==> flow/design.v <==
module debounce(btn,clk,btn_pulse);
    parameter times=5000;
    input btn,clk;
    output reg btn_pulse;
    reg [12:0] N;		     
    always@(posedge clk) begin
        if (btn_pulse) begin
            if (btn==0&&N>0) begin
                N<=N-1;
            end
            else if(btn==0&&N==0) begin
                N<=0;
                btn_pulse<=0;
            end
            else begin
                N<=5000;
            end
        end
        else begin
            if (btn&&N<times) begin
                N<=N+1;
            end
            else if(btn&&N==times) begin
                N<=N;
                btn_pulse<=1;
            end
            else begin
                N<=0;
            end
        end
    end
endmodule
module rand_gen (clk,sw7,out);
    input clk,sw7;
    output reg [6:0] out;
    reg [31:0] state;
    always @(posedge clk) begin
        if (!sw7) begin
            state <= 0;
        end
        else begin
            state <= state * 32'h343fd + 32'h269EC3;
        end
        out <= (state >> 16) & 16'h7fff;
    end
endmodule
module segment (seg_data,seg_led);
    input [3:0] seg_data;
    output [7:0] seg_led;
    reg [7:0] seg_led_r;
    always @(*) begin
        case (seg_data)
            4'd0: seg_led_r = 8'h3f;
            4'd1: seg_led_r = 8'h06;
            4'd2: seg_led_r = 8'h5b;
            4'd3: seg_led_r = 8'h4f;
            4'd4: seg_led_r = 8'h66;
            4'd5: seg_led_r = 8'h6d;
            4'd6: seg_led_r = 8'h7d;
            4'd7: seg_led_r = 8'h07;
            4'd8: seg_led_r = 8'h7f;
            4'd9: seg_led_r = 8'h6f;
            default: seg_led_r = 8'h00;
        endcase
    end
    assign seg_led = seg_led_r;
endmodule
module countdown(clk,countdown_times,leave_times,sw7,game_state,countdown_state);
    input clk,sw7;
    input [1:0] game_state;
    input [4:0] countdown_times;
    output reg [4:0] leave_times;
    output reg [1:0] countdown_state;
    reg [19:0] second;           
    always @(posedge clk) begin
        if (!sw7) begin
            leave_times<=0;
            countdown_state<=0;
            second<=0;
        end
        else begin
            if (game_state==1) begin
                if (countdown_state==0) begin
                    leave_times<=countdown_times;
                    countdown_state<=1;
                end
                else begin
                    if (second==999999) begin
                        if (leave_times>1) begin
                            leave_times<=leave_times-1;
                            second<=0;
                        end
                        else begin
                            countdown_state<=2;
                            leave_times<=0;
                            second<=0;
                        end
                    end
                    else begin
                        second<=second+1;
                    end
                end
            end
            else if (game_state==2) begin
                if(countdown_state==2) begin
                    leave_times<=countdown_times;
                    countdown_state<=3;
                end
                else begin
                    if (second==999999) begin
                        if (leave_times>1) begin
                            leave_times<=leave_times-1;
                            second<=0;
                        end
                        else begin
                            countdown_state<=0;
                            leave_times<=0;
                            second<=0;
                        end
                    end
                    else begin
                        second<=second+1;
                    end
                end
            end
            else begin
                leave_times<=0;
                countdown_state<=0;
                second<=0;
            end
        end
    end
endmodule
module disp(clk,sw7,game_state,leave_times,seg_cat,seg_led,user_defined_cdtime);
    input clk;
    input sw7;
    input [4:0] leave_times;
    input [1:0] game_state;
    input [4:0] user_defined_cdtime;
    output reg [7:0] seg_cat;
    output [7:0] seg_led;
    reg [3:0] num [0:1];     
    always @(posedge clk) begin
        if (!sw7) begin
            num[0]<=15;
            num[1]<=15;
            seg_cat<=8'b11111111;
        end
        else begin
            if(game_state==0) begin
                if (seg_cat==8'b11111111) begin
                    seg_cat<=8'b11111110;
                end
                else begin
                    if (user_defined_cdtime>=30) begin
                        num[1]<=3;
                        num[0]<=0;
                    end
                    else if (user_defined_cdtime>=20) begin
                        num[1]<=2;
                        num[0]<=user_defined_cdtime-20;
                    end
                    else if (user_defined_cdtime>=10) begin
                        num[1]<=1;
                        num[0]<=user_defined_cdtime-10;
                    end
                    else begin
                        num[1]<=0;
                        num[0]<=user_defined_cdtime;
                    end
                    if (seg_cat==8'b11111110) begin
                        seg_cat<=8'b11111101;
                    end
                    else if(seg_cat==8'b11111101) begin
                        seg_cat<=8'b11111110;
                    end
                    else begin
                        seg_cat<=8'b11111111;
                    end
                end
            end
            else if (game_state==1||game_state==2) begin
                if (seg_cat==8'b11111111) begin
                    seg_cat<=8'b11111110;
                end
                else begin
                    if (leave_times-1>=20) begin
                        num[1]<=2;
                        num[0]<=leave_times-21;
                    end
                    else if (leave_times-1>=10) begin
                        num[1]<=1;
                        num[0]<=leave_times-11;
                    end
                    else begin
                        num[1]<=0;
                        num[0]<=leave_times-1;
                    end
                    if (seg_cat==8'b11111110) begin
                        seg_cat<=8'b11111101;
                    end
                    else if(seg_cat==8'b11111101) begin
                        seg_cat<=8'b11111110;
                    end
                    else begin
                        seg_cat<=8'b11111111;
                    end
                end
            end
            else begin
                num[0]<=15;
                num[1]<=15;
                seg_cat<=8'b11111111;
            end
        end
    end
    segment segment1(
                .seg_data(num[seg_cat[0]]),
                .seg_led(seg_led)
            );
endmodule
module music(clk,sw7,buzzer,success,music_state,game_state,leave_times);
    input clk,sw7,success;
    input [4:0] leave_times;
    input [1:0] game_state;
    output reg buzzer;
    output reg [1:0] music_state;
    reg [10:0] per;
    reg [6:0] cnt0;
    reg [16:0] time_cnt;
    reg [11:0] one_cnt;
    reg di;
    localparam
        A2 = 110,
        A2_ = 117,
        B2 = 123,
        C3 = 131,
        C3_ = 139,
        D3 = 147,
        D3_ = 156,
        E3 = 165,
        F3 = 175,
        F3_ = 185,
        G3 = 196,
        G3_ = 208,
        A3 = 220,
        A3_ = 233,
        B3 = 247,
        C4 = 262,
        C4_ = 277,
        D4 = 294,
        D4_ = 311,
        E4 = 330,
        F4 = 349,
        F4_ = 370,
        G4 = 392,
        G4_ = 415,
        A4 = 440,
        A4_ = 466,
        B4 = 494,
        C5 = 522,
        C5_ = 554,
        D5 = 587,
        D5_ = 622,
        E5 = 659,
        F5 = 698,
        F5_ = 740,
        G5 = 784,
        G5_ = 831,
        A5 = 880,
        A5_ = 932,
        B5 = 988,
        C6 = 1047;
    always @(posedge clk) begin
        if (!sw7) begin
            per<=0;
            cnt0<=0;
            time_cnt<=0;
            one_cnt<=0;
            music_state<=0;
            buzzer<=0;
            di<=0;
        end
        else
        if (game_state==2) begin
            if (di==1) begin
                if (one_cnt<958) begin
                    one_cnt<=one_cnt+1;
                end
                else begin
                    one_cnt<=0;
                    buzzer<=!buzzer;
                end
                if (per<=1023) begin
                    if (cnt0<121) begin
                        cnt0<=cnt0+1;
                    end
                    else begin
                        cnt0<=0;
                        per<=per+1;
                    end
                end
                else begin
                    buzzer<=0;
                    one_cnt<=0;
                    per<=0;
                    cnt0<=0;
                    di<=0;
                end
            end
            else begin
                if (one_cnt<15+leave_times*43) begin
                    if(per<999) begin
                        per<=per+1;
                    end
                    else begin
                        per<=0;
                        one_cnt<=one_cnt+1;
                    end
                end
                else begin
                    one_cnt<=0;
                    per<=0;
                    di<=1;
                end
            end
        end
        else if (game_state==3) begin
            if (music_state==0) begin
                music_state<=1;
                one_cnt<=0;
                time_cnt<=0;
                buzzer<=0;
                per<=0;
                cnt0<=0;
            end
            else begin
                if (success==1) begin
                    case (cnt0)
                        0:
                            per=G3;
                        1:
                            per=G3;
                        2:
                            per=G3;
                        3:
                            per=C4;
                        4:
                            per=C4;
                        5:
                            per=E4;
                        6:
                            per=E4;
                        7:
                            per=E4;
                        8:
                            per=G4;
                        9:
                            per=G4;
                        10:
                            per=G4;
                        11:
                            per=C5;
                        12:
                            per=C5;
                        13:
                            per=E5;
                        14:
                            per=E5;
                        15:
                            per=E5;
                        16:
                            per=G5;
                        17:
                            per=G5;
                        18:
                            per=G5;
                        19:
                            per=G5;
                        20:
                            per=G5;
                        21:
                            per=G5;
                        22:
                            per=G5;
                        23:
                            per=G5;
                        24:
                            per=E5;
                        25:
                            per=E5;
                        26:
                            per=E5;
                        27:
                            per=E5;
                        28:
                            per=E5;
                        29:
                            per=E5;
                        30:
                            per=E5;
                        31:
                            per=E5;
                        32:
                            per=G3_;
                        33:
                            per=G3_;
                        34:
                            per=G3_;
                        35:
                            per=C4;
                        36:
                            per=C4;
                        37:
                            per=D4_;
                        38:
                            per=D4_;
                        39:
                            per=D4_;
                        40:
                            per=G4_;
                        41:
                            per=G4_;
                        42:
                            per=G4_;
                        43:
                            per=C5;
                        44:
                            per=C5;
                        45:
                            per=D5_;
                        46:
                            per=D5_;
                        47:
                            per=D5_;
                        48:
                            per=A5_;
                        49:
                            per=A5_;
                        50:
                            per=A5_;
                        51:
                            per=A5_;
                        52:
                            per=A5_;
                        53:
                            per=A5_;
                        54:
                            per=A5_;
                        55:
                            per=A5_;
                        56:
                            per=D5_;
                        57:
                            per=D5_;
                        58:
                            per=D5_;
                        59:
                            per=D5_;
                        60:
                            per=D5_;
                        61:
                            per=D5_;
                        62:
                            per=D5_;
                        63:
                            per=D5_;
                        64:
                            per=A3_;
                        65:
                            per=A3_;
                        66:
                            per=A3_;
                        67:
                            per=D4;
                        68:
                            per=D4;
                        69:
                            per=F4;
                        70:
                            per=F4;
                        71:
                            per=F4;
                        72:
                            per=A4_;
                        73:
                            per=A4_;
                        74:
                            per=A4_;
                        75:
                            per=D5;
                        76:
                            per=D5;
                        77:
                            per=F5;
                        78:
                            per=F5;
                        79:
                            per=F5;
                        80:
                            per=A5_;
                        81:
                            per=A5_;
                        82:
                            per=A5_;
                        83:
                            per=A5_;
                        84:
                            per=A5_;
                        85:
                            per=A5_;
                        86:
                            per=A5_;
                        87:
                            per=A5_;
                        88:
                            per=A5_;
                        89:
                            per=A5_;
                        90:
                            per=A5_;
                        91:
                            per=A5_;
                        92:
                            per=A5_;
                        93:
                            per=A5_;
                        94:
                            per=A5_;
                        95:
                            per=A5_;
                        96:
                            per=C6;
                        97:
                            per=C6;
                        98:
                            per=C6;
                        99:
                            per=C6;
                        100:
                            per=C6;
                        101:
                            per=C6;
                        102:
                            per=C6;
                        103:
                            per=C6;
                        104:
                            per=C6;
                        105:
                            per=C6;
                        106:
                            per=C6;
                        107:
                            per=C6;
                        108:
                            per=C6;
                        109:
                            per=C6;
                        110:
                            per=C6;
                        111:
                            per=C6;
                        default: begin
                            music_state<=2;
                        end
                    endcase
                end
                else begin
                    case (cnt0)
                        0:
                            per=C5;
                        1:
                            per=C5;
                        2:
                            per=C5;
                        3:
                            per=C5;
                        4:
                            per=C5;
                        5:
                            per=G4;
                        6:
                            per=G4;
                        7:
                            per=G4;
                        8:
                            per=G4;
                        9:
                            per=G4;
                        10:
                            per=E4;
                        11:
                            per=E4;
                        12:
                            per=E4;
                        13:
                            per=E4;
                        14:
                            per=A4;
                        15:
                            per=A4;
                        16:
                            per=B4;
                        17:
                            per=B4;
                        18:
                            per=A4;
                        19:
                            per=A4;
                        20:
                            per=G4_;
                        21:
                            per=G4_;
                        22:
                            per=A4_;
                        23:
                            per=A4_;
                        24:
                            per=G4_;
                        25:
                            per=G4_;
                        26:
                            per=E4;
                        27:
                            per=E4;
                        28:
                            per=D4;
                        29:
                            per=D4;
                        30:
                            per=E4;
                        31:
                            per=E4;
                        32:
                            per=E4;
                        33:
                            per=E4;
                        34:
                            per=E4;
                        35:
                            per=E4;
                        36:
                            per=E4;
                        37:
                            per=E4;
                        default: begin
                            music_state<=2;
                        end
                    endcase
                end
                if (time_cnt<=120000-success*60000-1) begin
                    time_cnt<=time_cnt+1;
                    if(one_cnt*per<=500000) begin
                        one_cnt<=one_cnt+1;
                    end
                    else begin
                        one_cnt<=0;
                        buzzer<=!buzzer;
                    end
                end
                else begin
                    buzzer<=0;
                    time_cnt<=0;
                    cnt0<=cnt0+1;
                    one_cnt<=0;
                end
            end
        end
        else begin
            music_state<=0;
            buzzer<=0;
            per<=0;
            cnt0<=0;
            time_cnt<=0;
            one_cnt<=0;
        end
    end
endmodule
module cartoon (sw7,game_state,clk,green,red,row,leave_times,success);
    input [1:0] game_state;
    input success;
    input clk,sw7;
    input [4:0] leave_times;
    output [7:0] green,red;
    output reg [7:0] row;
    reg [7:0] red_cartoon [7:0];     
    reg [7:0] green_cartoon [7:0];   
    wire [7:0] scan [7:0];           
    reg [2:0] cnt;                   
    reg [20:0] times;                
    assign scan[0]=8'b11111110;
    assign scan[1]=8'b11111101;
    assign scan[2]=8'b11111011;
    assign scan[3]=8'b11110111;
    assign scan[4]=8'b11101111;
    assign scan[5]=8'b11011111;
    assign scan[6]=8'b10111111;
    assign scan[7]=8'b01111111;
    always @(posedge clk) begin
        if (!sw7) begin
            cnt<=0;
            row<=scan[0];
        end
        else begin
            cnt<=cnt+3'd1;
            row<=scan[cnt+3'd1];
        end
    end
    always @(posedge clk) begin
        if (!sw7) begin
            times<=0;
            red_cartoon[0]<=8'b00000000;
            red_cartoon[1]<=8'b00000000;
            red_cartoon[2]<=8'b00000000;
            red_cartoon[3]<=8'b00000000;
            red_cartoon[4]<=8'b00000000;
            red_cartoon[5]<=8'b00000000;
            red_cartoon[6]<=8'b00000000;
            red_cartoon[7]<=8'b00000000;
            green_cartoon[0]<=8'b00000000;
            green_cartoon[1]<=8'b00000000;
            green_cartoon[2]<=8'b00000000;
            green_cartoon[3]<=8'b00000000;
            green_cartoon[4]<=8'b00000000;
            green_cartoon[5]<=8'b00000000;
            green_cartoon[6]<=8'b00000000;
            green_cartoon[7]<=8'b00000000;
        end
        else begin 
            if (game_state==0) begin
                red_cartoon[0]<=8'b00011000;
                red_cartoon[1]<=8'b00011000;
                red_cartoon[2]<=8'b00011000;
                red_cartoon[3]<=8'b00011000;
                red_cartoon[4]<=8'b00011000;
                red_cartoon[5]<=8'b00100100;
                red_cartoon[6]<=8'b00100100;
                red_cartoon[7]<=8'b00011000;
                green_cartoon[0]<=8'b00011000;
                green_cartoon[1]<=8'b00011000;
                green_cartoon[2]<=8'b00011000;
                green_cartoon[3]<=8'b00011000;
                green_cartoon[4]<=8'b00000000;
                green_cartoon[5]<=8'b00000000;
                green_cartoon[6]<=8'b00000000;
                green_cartoon[7]<=8'b00000000;
            end
            else if (game_state==1) begin
                red_cartoon[0]<=8'b00011000;
                red_cartoon[1]<=8'b00011000;
                red_cartoon[2]<=8'b00011000;
                red_cartoon[3]<=8'b00011000;
                red_cartoon[4]<=8'b00011000;
                red_cartoon[5]<=8'b00100100;
                red_cartoon[6]<=8'b00100100;
                red_cartoon[7]<=8'b00011000;
                green_cartoon[0]<=8'b00011000;
                green_cartoon[1]<=8'b00011000;
                green_cartoon[2]<=8'b00011000;
                green_cartoon[3]<=8'b00011000;
                green_cartoon[4]<=8'b00000000;
                green_cartoon[5]<=8'b00000000;
                green_cartoon[6]<=8'b00000000;
                green_cartoon[7]<=8'b00000000;
            end
            else if (game_state==2) begin
                if (leave_times-1>=15) begin
                    red_cartoon[0]<=8'b00011000;
                    red_cartoon[1]<=8'b00011000;
                    red_cartoon[2]<=8'b00011000;
                    red_cartoon[3]<=8'b00011000;
                    red_cartoon[4]<=8'b00011000;
                    red_cartoon[5]<=8'b00100100;
                    red_cartoon[6]<=8'b00100100;
                    red_cartoon[7]<=8'b00011000;
                    green_cartoon[0]<=8'b00011000;
                    green_cartoon[1]<=8'b00011000;
                    green_cartoon[2]<=8'b00011000;
                    green_cartoon[3]<=8'b00011000;
                    green_cartoon[4]<=8'b00000000;
                    green_cartoon[5]<=8'b00000000;
                    green_cartoon[6]<=8'b00000000;
                    green_cartoon[7]<=8'b00000000;
                end
                else if (leave_times-1>=10) begin
                    red_cartoon[0]<=8'b00000000;
                    green_cartoon[0]<=8'b00000000;
                end
                else if(leave_times-1>=5) begin
                    red_cartoon[1]<=8'b00000000;
                    green_cartoon[1]<=8'b00000000;
                end
                else if (leave_times-1>0) begin
                    red_cartoon[2]<=8'b00000000;
                    green_cartoon[2]<=8'b00000000;
                end
                else begin
                    red_cartoon[3]<=8'b00000000;
                    green_cartoon[3]<=8'b00000000;
                end
                times<=0;
            end
            else if(game_state==3) begin
                green_cartoon[0]<=8'b00000000;
                green_cartoon[1]<=8'b00000000;
                green_cartoon[2]<=8'b00000000;
                green_cartoon[3]<=8'b00000000;
                green_cartoon[4]<=8'b00000000;
                green_cartoon[5]<=8'b00000000;
                green_cartoon[6]<=8'b00000000;
                green_cartoon[7]<=8'b00000000;
                if (success==1) begin
                    times<=times+1;
                    if (times<=100000) begin
                        red_cartoon[0]<=8'b00000000;
                        red_cartoon[1]<=8'b01100110;
                        red_cartoon[2]<=8'b00000000;
                        red_cartoon[3]<=8'b00000000;
                        red_cartoon[4]<=8'b00000000;
                        red_cartoon[5]<=8'b00000000;
                        red_cartoon[6]<=8'b00000000;
                        red_cartoon[7]<=8'b00000000;
                    end
                    else if(times<=200000) begin
                        red_cartoon[2]<=8'b11111111;
                    end
                    else if(times<=300000) begin
                        red_cartoon[3]<=8'b11111111;
                    end
                    else if(times<=400000) begin
                        red_cartoon[1]<=8'b00000000;
                        red_cartoon[4]<=8'b11111111;
                    end
                    else if (times<=500000) begin
                        red_cartoon[2]<=8'b00000000;
                        red_cartoon[5]<=8'b01111110;
                    end
                    else if(times<=600000) begin
                        red_cartoon[3]<=8'b00000000;
                        red_cartoon[6]<=8'b00111100;
                    end
                    else if(times<=700000) begin
                        red_cartoon[4]<=8'b00000000;
                        red_cartoon[7]<=8'b00011000;
                    end
                    else if (times<=800000) begin
                        red_cartoon[5]<=8'b00000000;
                    end
                    else if(times<=900000) begin
                        red_cartoon[6]<=8'b00000000;
                    end
                    else if(times<=1000000) begin
                        red_cartoon[7]<=8'b00000000;
                    end
                    else if(times<=1250000) begin
                        red_cartoon[0]<=8'b00000000;
                        red_cartoon[1]<=8'b01100110;
                        red_cartoon[2]<=8'b11111111;
                        red_cartoon[3]<=8'b11111111;
                        red_cartoon[4]<=8'b11111111;
                        red_cartoon[5]<=8'b01111110;
                        red_cartoon[6]<=8'b00111100;
                        red_cartoon[7]<=8'b00011000;
                    end
                    else if(times<=1500000) begin
                        red_cartoon[0]<=8'b00000000;
                        red_cartoon[1]<=8'b00000000;
                        red_cartoon[2]<=8'b00000000;
                        red_cartoon[3]<=8'b00000000;
                        red_cartoon[4]<=8'b00000000;
                        red_cartoon[5]<=8'b00000000;
                        red_cartoon[6]<=8'b00000000;
                        red_cartoon[7]<=8'b00000000;
                    end
                    else if(times<=1750000) begin
                        red_cartoon[0]<=8'b00000000;
                        red_cartoon[1]<=8'b01100110;
                        red_cartoon[2]<=8'b11111111;
                        red_cartoon[3]<=8'b11111111;
                        red_cartoon[4]<=8'b11111111;
                        red_cartoon[5]<=8'b01111110;
                        red_cartoon[6]<=8'b00111100;
                        red_cartoon[7]<=8'b00011000;
                    end
                    else if(times<=2000000) begin
                        red_cartoon[0]<=8'b00000000;
                        red_cartoon[1]<=8'b00000000;
                        red_cartoon[2]<=8'b00000000;
                        red_cartoon[3]<=8'b00000000;
                        red_cartoon[4]<=8'b00000000;
                        red_cartoon[5]<=8'b00000000;
                        red_cartoon[6]<=8'b00000000;
                        red_cartoon[7]<=8'b00000000;
                    end
                    else begin
                        times<=0;
                    end
                end
                else begin
                    if (times<=500000) begin
                        times<=times+1;
                        red_cartoon[0]<=8'b00000000;
                        red_cartoon[1]<=8'b01000000;
                        red_cartoon[2]<=8'b11110111;
                        red_cartoon[3]<=8'b01010101;
                        red_cartoon[4]<=8'b01010101;
                        red_cartoon[5]<=8'b01010101;
                        red_cartoon[6]<=8'b01010111;
                        red_cartoon[7]<=8'b00000000;
                    end
                    else if(times<=1000000) begin
                        times<=times+1;
                        red_cartoon[0]<=8'b00000000;
                        red_cartoon[1]<=8'b11000100;
                        red_cartoon[2]<=8'b00000100;
                        red_cartoon[3]<=8'b11011111;
                        red_cartoon[4]<=8'b00010101;
                        red_cartoon[5]<=8'b00011111;
                        red_cartoon[6]<=8'b01010101;
                        red_cartoon[7]<=8'b10011111;
                    end
                    else begin
                        times<=0;
                    end
                end
            end
        end
    end
    assign red=red_cartoon[cnt];
    assign green=green_cartoon[cnt];
endmodule
module boom_pro(sw7,start,clk,led,seg,sw_input,row,seg_cat,btn6,buzzer,green,red);
    input sw7,start,clk,btn6;        
    input [6:0] sw_input;            
    output buzzer;                   
    output [7:0] row,red,green;      
    output [7:0] seg_cat;            
    output [7:0] seg;                
    output reg [6:0] led;            
    reg [1:0] ps_input_times;        
    reg success;                     
    reg [6:0] password;              
    reg [1:0] game_state;            
    reg [4:0] countdown_times;       
    reg [4:0] user_defined_cdtime;   
    reg btn6_before;                 
    wire [4:0] leave_times;          
    wire [1:0] music_state;          
    wire [1:0] countdown_state;      
    wire [6:0] changing_pw;          
    wire btn6_pulse;                 
    wire start_pulse;                
    always @(posedge clk) begin
        if (!sw7) begin
            btn6_before<=0;
            user_defined_cdtime<=0;
            ps_input_times<=0;
            led<=0;
            success<=0;
            game_state<=0;
            password<=0;
            countdown_times<=0;
            user_defined_cdtime<=0;
        end
        else begin
            if (game_state==0) begin
                if (start_pulse) begin
                    success<=0;
                    btn6_before<=0;
                    game_state<=1;
                    countdown_times<=5;
                    password<=changing_pw;
                end
                if (sw_input[6]==1) begin
                    if (sw_input[4:0]>30) begin
                        user_defined_cdtime<=30;
                    end
                    else begin
                        user_defined_cdtime<=sw_input[4:0];
                    end
                end
                else begin
                    user_defined_cdtime<=20;
                end
            end
            else if (game_state==1) begin
                led<=password;
                if (countdown_state==2&&leave_times==0) begin
                    countdown_times<=user_defined_cdtime;
                    game_state<=2;
                    led<=0;
                end
            end
            else if (game_state==2) begin
                led<=sw_input;
                if (ps_input_times<2) begin
                    if (btn6_pulse==1&&btn6_before==0) begin
                        if (sw_input==password) begin
                            game_state<=3;
                            success<=1;
                            led<=0;
                        end
                        else begin
                            ps_input_times<=ps_input_times+1;
                        end
                    end
                    if (countdown_state==0&&leave_times==0) begin
                        game_state<=3;
                        success<=0;
                        led<=0;
                    end
                end
                else begin
                    game_state<=3;
                    success<=0;
                    led<=0;
                end
                btn6_before<=btn6_pulse;
            end
            else if (game_state==3) begin
                if (music_state==2) begin
                    game_state<=0;
                    success<=0;
                    password<=0;
                    countdown_times<=0;
                    ps_input_times<=0;
                end
            end
        end
    end
    debounce debounce1(
                 .btn(start),
                 .clk(clk),
                 .btn_pulse(start_pulse));
    debounce debounce2(
                 .btn(btn6),
                 .clk(clk),
                 .btn_pulse(btn6_pulse));
    rand_gen rand1(
             .clk(clk),
             .sw7(sw7),
             .out(changing_pw));
    disp disp1(
             .clk(clk),
             .sw7(sw7),
             .leave_times(leave_times),
             .user_defined_cdtime(user_defined_cdtime),
             .game_state (game_state),
             .seg_cat(seg_cat),
             .seg_led(seg));
    countdown countdown1(
                  .clk(clk),
                  .sw7(sw7),
                  .game_state(game_state),
                  .countdown_times(countdown_times),
                  .leave_times(leave_times),
                  .countdown_state(countdown_state));
    music music1(
              .clk(clk),
              .sw7(sw7),
              .success(success),
              .game_state(game_state),
              .leave_times(leave_times),
              .buzzer(buzzer),
              .music_state(music_state));
    cartoon cartoon1(
                .game_state(game_state),
                .success(success),
                .clk(clk),
                .sw7(sw7),
                .leave_times(leave_times),
                .green(green),
                .red(red),
                .row(row)
            );
endmodule
**Step by step through the tools: boom_pro**

The steps from the RTL of boom_pro to its reports follow in flow order.
Line numbers count from 1 in the design file above.
Library cell names are shortened.
Not given: --

- Top: boom_pro
- Clock port: clk
- Library: sky130hd
- Timing corner: tt_025C_1v80

**Elaborated design**

Yosys after proc, flatten, opt, wreduce and memory -nomap, before mapping. Print and check cells are not counted. Equal cells are merged and count once.
Yosys's memory passes give these memory sizes; they may raise the number of words (mostly to a power of two), join words into wider ones and drop unused or constant bits.

- Muxes and demuxes: 364
- Bitwise gates (word level): 8
- Add/sub/neg operators: 21
- Reduce/logical cells: 108
- Order comparisons: 36
- Multiply operators: 4
- Equal/unequal tests: 261

Operators by type and width:

| operator | number |
|---|---|
| two-way mux 8 bit | 158 |
| multiplier 32 x 18 -> 32 bit with constant B | 1 |
| two-way mux 21 bit | 19 |
| equality test 7 bit with constant B | 48 |
| multiplier 12 x 11 -> 23 bit | 1 |
| equality test 7 x 6 -> 1 bit with constant B | 32 |
| case mux 11 bit (select 19 bit) | 1 |
| two-way mux 5 bit | 35 |
| inequality test 6 x 2 -> 1 bit with constant B | 24 |
| two-way mux 11 bit | 13 |
| two-way mux 7 bit | 20 |
| two-way mux 13 bit | 10 |
| case mux 8 bit (select 8 bit) | 2 |
| inequality test 8 x 2 -> 1 bit with constant B | 15 |
| two-way mux 12 bit | 10 |
| OR reduction 112 bit | 1 |
| inequality test 7 x 2 -> 1 bit with constant B | 16 |
| equality test 7 x 5 -> 1 bit with constant B | 16 |
| less-or-equal comparator 21 x 20 -> 1 bit with constant B | 5 |
| AND reduction 13 bit | 8 |
| two-way mux 20 bit | 5 |
| AND reduction 11 bit | 8 |
| case mux 11 bit (select 8 bit) | 1 |
| less-or-equal comparator 21 bit with constant B | 4 |
| inequality test 5 x 2 -> 1 bit with constant B | 16 |
| >= comparator 32 x 4 -> 1 bit with constant B | 2 |
| two-way mux 4 bit | 16 |
| less-or-equal comparator 21 x 19 -> 1 bit with constant B | 3 |

Other operator kinds: 99; their cells: 312.

- Input bits: 11
- Word-level cells: 858
- Memories kept: 1
- Memory bits (read-only): 112
- Output and inout bits: 48
- Register bits: 327

Memories:

| memory | words | width | rd ports | wr ports | line | RTL |
|---|---|---|---|---|---|---|
| (no name shown) | 16 | 7 | 1 | 0 | 52 | `case (seg_data)` |

**Logic depth**

Depth = most cells in a row (Yosys ltp): at word level without a register or memory, in the mapped netlist without a sequential cell, where the memories' decode and read muxes count.

- Depth after elaboration: 20
- ABC_AREA: 0
- Depth in mapped cells: 35

**Mapped cells and area**

Source: synth_stat.txt of the flow (Yosys; design flattened, memories mapped). It holds for the ABC_AREA given above (unset counts as 0); a run with the other value may have another netlist.
The area totals of this step are shown rounded.

Cells by type:

| cell | number | total area (um^2) |
|---|---|---|
| dfxtp_1 | 224 | 4.48E+03 |
| fa_1 | 203 | 4.06E+03 |
| ha_1 | 234 | 2.93E+03 |
| nand2_1 | 285 | 1.07E+03 |
| inv_1 | 268 | 1.01E+03 |
| a21oi_1 | 183 | 915.878 |
| nor2_1 | 228 | 855.821 |
| edfxtp_1 | 26 | 780.749 |
| o21ai_0 | 132 | 660.634 |
| xnor2_1 | 63 | 551.779 |
| nand3_1 | 108 | 540.518 |
| and2_1 | 86 | 538.016 |
| xor2_1 | 61 | 534.262 |
| clkbuf_1 | 130 | 487.968 |
| nor3_1 | 82 | 410.394 |
| and3_1 | 42 | 262.752 |
| mux2i_1 | 25 | 250.24 |
| a211oi_1 | 31 | 232.723 |

Not listed: further types 87, cells in them 615.

- Mapped cells: 3026
- Flip-flops: 250
- Chip area (Yosys): 25290 um^2

By module: a second synthesis without flattening, with its own total; a netlist apart from the flattened one above.

- Cells (unflattened synthesis): 3332
- Area (unflattened synthesis): 27750 um^2

Each row is one instance without its submodules.

Modules:

| module | area (um^2) | cells | sequential area (um^2) | instances |
|---|---|---|---|---|
| music | 9548 | 1197 | 1021 | 1 |
| rand_gen | 5802 | 600 | 600.6 | 1 |
| cartoon | 5508 | 729 | 1401 | 1 |
| debounce | 1215 | 126 | 410.4 | 2 |
| boom_pro | 1508 | 178 | 600.6 | 1 |
| countdown | 1495 | 169 | 540.5 | 1 |
| disp | 1227 | 177 | 180.2 | 1 |
| segment | 230.2 | 30 | 0.0 | 1 |

**Worst setup path after synthesis**

Source: OpenSTA report_checks on the synthesized netlist (no wires, ideal clock, input and output delay 20% of the period each), path of least setup slack; recovery checks are left aside. Register names are those of the netlist, which keeps one name where synthesis merged equal registers.

- Path type: reg-to-reg
- From: reg music1.cnt0[0]
- To: reg music1.one_cnt[10]
- Required time: 19868 ps
- Stages on the path: 32
- Setup time: 132 ps
- Clock period: 20000 ps
- Delay of the path: 8073 ps
- Path buffers: 4
- Path slack: 11927 ps
- Data arrival time: 7941 ps
- Synthesis period reached: 8073 ps

"delay of the path" = arrival - input delay + setup time.
"stages on the path": output pins that drive a net of the path, with the launching flip-flop's if there is one; two outputs of one cell count as two.
"synthesis period reached" = period - worst setup slack (recovery checks aside). The figure is calculated, with input and output delays left at 20% of the set period.
Between the ends stands the longest chain of elaborated cells between them, by number of cells; it is not shown to be the way that was timed. Of several equally long chains one is given.
Each line given opens the expression or statement behind the cell; cells for indexed reads and writes are added by Yosys, which also makes memories of some case tables.
At most two assigning lines are given for a register; there are more.

- Path through: dfxtp_1 -> inv_1 -> ha_1 -> or4_1 -> o211a_1 -> or4_4 -> and4b_1 -> and2_1 -> buf_4 -> mux2i_1 -> a21oi_1 -> buf_2 -> and2_1 -> fa_1 -> fa_1 -> fa_1 -> fa_1 -> inv_1 -> fa_1 -> inv_1 -> ha_1 -> clkbuf_1 -> o21ai_0 -> o21ai_0 -> nor4b_1 -> o211ai_1 -> a2111oi_0 -> and3_1 -> o2111ai_2 -> a31oi_4 -> buf_6 -> nor3_1
- Cells in the longest elaborated chain: 15
- Elaborated cells between the ends (all ways): 153

RTL lines, path post-synthesis:

| element | line | RTL |
|---|---|---|
| start, declared | 229 | `reg [6:0] cnt0;` |
| start, assigned | 296 | `cnt0<=cnt0+1;` |
| start, assigned | 665 | `cnt0<=cnt0+1;` |
| equality test 7 x 4 -> 1 bit | 570 | `case (cnt0)` |
| OR reduction 14 bit | -- |  |
| case mux 11 bit (select 8 bit) | 570 |  |
| two-way mux 11 bit | 338 | `if (success==1) begin` |
| two-way mux 11 bit | 329 | `if (music_state==0) begin` |
| two-way mux 11 bit | 328 | `else if (game_state==3) begin` |
| two-way mux 11 bit | 285 | `if (game_state==2) begin` |
| two-way mux 11 bit | 275 | `if (!sw7) begin` |
| multiplier 12 x 11 -> 23 bit | 654 | `if(one_cnt*per<=500000) begin` |
| less-or-equal comparator 32 x 19 -> 1 bit | 654 |  |
| two-way mux 12 bit | 654 |  |
| two-way mux 12 bit | 652 | `if (time_cnt<=120000-success*60000-1) begin` |
| two-way mux 12 bit | 329 |  |
| two-way mux 12 bit | 328 |  |
| two-way mux 12 bit | 285 |  |
| end, assigned | 288 | `one_cnt<=one_cnt+1;` |
| end, assigned | 318 | `one_cnt<=one_cnt+1;` |
| end, declared | 231 | `reg [11:0] one_cnt;` |

**Timing after layout**

From the final timing report of entry B: the path of least setup slack in the routed layout; clock arrival at registers is part of the times.
The report prints the path's times to 10 ps; the period is as set.

- Path type: reg-to-reg
- From: reg music1.cnt0[0]
- To: reg music1.one_cnt[3]
- Data arrival time: 8800 ps
- Path buffers: 2
- Path slack: 4010 ps
- Required time: 12810 ps
- Clock period: 12400 ps
- Setup time: 140 ps
- Stages on the path: 28

Between the ends stands the longest chain of elaborated cells between them, by number of cells; it is not shown to be the way that was timed. Of several equally long chains one is given.
At most two assigning lines are given for a register; there are more.

- Path through: dfxtp_2 -> inv_1 -> ha_2 -> or4_1 -> o211a_1 -> or4_4 -> and4b_2 -> and2_4 -> o311ai_0 -> o21ai_0 -> buf_4 -> nand2_1 -> fa_1 -> fa_1 -> inv_1 -> fa_1 -> fa_1 -> fa_1 -> ha_2 -> a21o_1 -> a221o_1 -> a21oi_1 -> xor2_1 -> a2111oi_1 -> o2111ai_2 -> a31oi_4 -> buf_12 -> nor3_1
- Cells in the longest elaborated chain: 15
- Elaborated cells between the ends (all ways): 153

RTL lines, path after layout:

| element | line | RTL |
|---|---|---|
| start, declared | 229 | `reg [6:0] cnt0;` |
| start, assigned | 296 | `cnt0<=cnt0+1;` |
| start, assigned | 665 | `cnt0<=cnt0+1;` |
| equality test 7 x 4 -> 1 bit | 570 | `case (cnt0)` |
| OR reduction 14 bit | -- |  |
| case mux 11 bit (select 8 bit) | 570 |  |
| two-way mux 11 bit | 338 | `if (success==1) begin` |
| two-way mux 11 bit | 329 | `if (music_state==0) begin` |
| two-way mux 11 bit | 328 | `else if (game_state==3) begin` |
| two-way mux 11 bit | 285 | `if (game_state==2) begin` |
| two-way mux 11 bit | 275 | `if (!sw7) begin` |
| multiplier 12 x 11 -> 23 bit | 654 | `if(one_cnt*per<=500000) begin` |
| less-or-equal comparator 32 x 19 -> 1 bit | 654 |  |
| two-way mux 12 bit | 654 |  |
| two-way mux 12 bit | 652 | `if (time_cnt<=120000-success*60000-1) begin` |
| two-way mux 12 bit | 329 |  |
| two-way mux 12 bit | 328 |  |
| two-way mux 12 bit | 285 |  |
| end, assigned | 288 | `one_cnt<=one_cnt+1;` |
| end, assigned | 318 | `one_cnt<=one_cnt+1;` |
| end, declared | 231 | `reg [11:0] one_cnt;` |

Wiki page: boom_pro / flow data

Measured data: module boom_pro, platform sky130hd, 2 stored runs of the flow under differing settings, order arbitrary. Input and output delays are each 20% of the period that was set; the output load is 0.01 pF.
Measured values are rounded.

### Entry A

==> flow/run.sh <==
#!/bin/bash
# the make line also repeats the synthesis and layout settings of config.mk as NAME=value (left out here)
make -C /OpenROAD-flow-scripts/flow DESIGN_CONFIG=/design/flow/config.mk WORK_HOME=/design/flow/orfs CLKGATE_MAP_FILE= finish
==> flow/config.mk <==
export PLATFORM = sky130hd
export DESIGN_NAME = boom_pro
export DESIGN_NICKNAME = boom_pro
export VERILOG_FILES = /design/flow/design.v
export SDC_FILE = /design/flow/constraint.sdc
export NUM_CORES = 4
export LEC_CHECK = 0
export ABC_AREA = 0
export CAP_MARGIN = 10
export CELL_PAD_IN_SITES_DETAIL_PLACEMENT = 2
export CELL_PAD_IN_SITES_GLOBAL_PLACEMENT = 3
export CORE_ASPECT_RATIO = 1.69
export CORE_MARGIN = 2
export CORE_UTILIZATION = 59
export CTS_CLUSTER_DIAMETER = 55
export CTS_CLUSTER_SIZE = 20
export GPL_TIMING_DRIVEN = 1
export HOLD_SLACK_MARGIN = 0.19
export MAX_ROUTING_LAYER = met4
export MIN_ROUTING_LAYER = met1
export SETUP_SLACK_MARGIN = -0.31
export SLEW_MARGIN = 30
export TNS_END_PERCENT = 100
==> flow/constraint.sdc <==
create_clock -name core_clock -period 5.95 [get_ports {clk}]
set_input_delay 1.1900 -clock core_clock [delete_from_list [all_inputs] [get_ports {clk}]]
set_output_delay 1.1900 -clock core_clock [all_outputs]
set_load 0.01 [all_outputs]

Outcome of entry A: no final report: placement broke off with GPL-0301

### Entry B

==> flow/run.sh <==
#!/bin/bash
# the make line also repeats the synthesis and layout settings of config.mk as NAME=value (left out here)
make -C /OpenROAD-flow-scripts/flow DESIGN_CONFIG=/design/flow/config.mk WORK_HOME=/design/flow/orfs CLKGATE_MAP_FILE= finish
==> flow/config.mk <==
export PLATFORM = sky130hd
export DESIGN_NAME = boom_pro
export DESIGN_NICKNAME = boom_pro
export VERILOG_FILES = /design/flow/design.v
export SDC_FILE = /design/flow/constraint.sdc
export NUM_CORES = 4
export LEC_CHECK = 0
export CAP_MARGIN = 20
export CORE_MARGIN = 2
export CORE_UTILIZATION = 54
export CTS_CLUSTER_SIZE = 49
export MAX_ROUTING_LAYER = met4
export PLACE_DENSITY_LB_ADDON = 0.06
export SETUP_SLACK_MARGIN = 3.69
export SLEW_MARGIN = 10
==> flow/constraint.sdc <==
create_clock -name core_clock -period 12.4 [get_ports {clk}]
set_input_delay 2.4800 -clock core_clock [delete_from_list [all_inputs] [get_ports {clk}]]
set_output_delay 2.4800 -clock core_clock [all_outputs]
set_load 0.01 [all_outputs]

Results of entry B:
- Worst setup slack after layout: 4012 ps
- Final worst hold slack: 377 ps
- Post-layout utilization: 0.587
- Die area: 48570 um^2
- Yosys chip area after synthesis: 25290 um^2
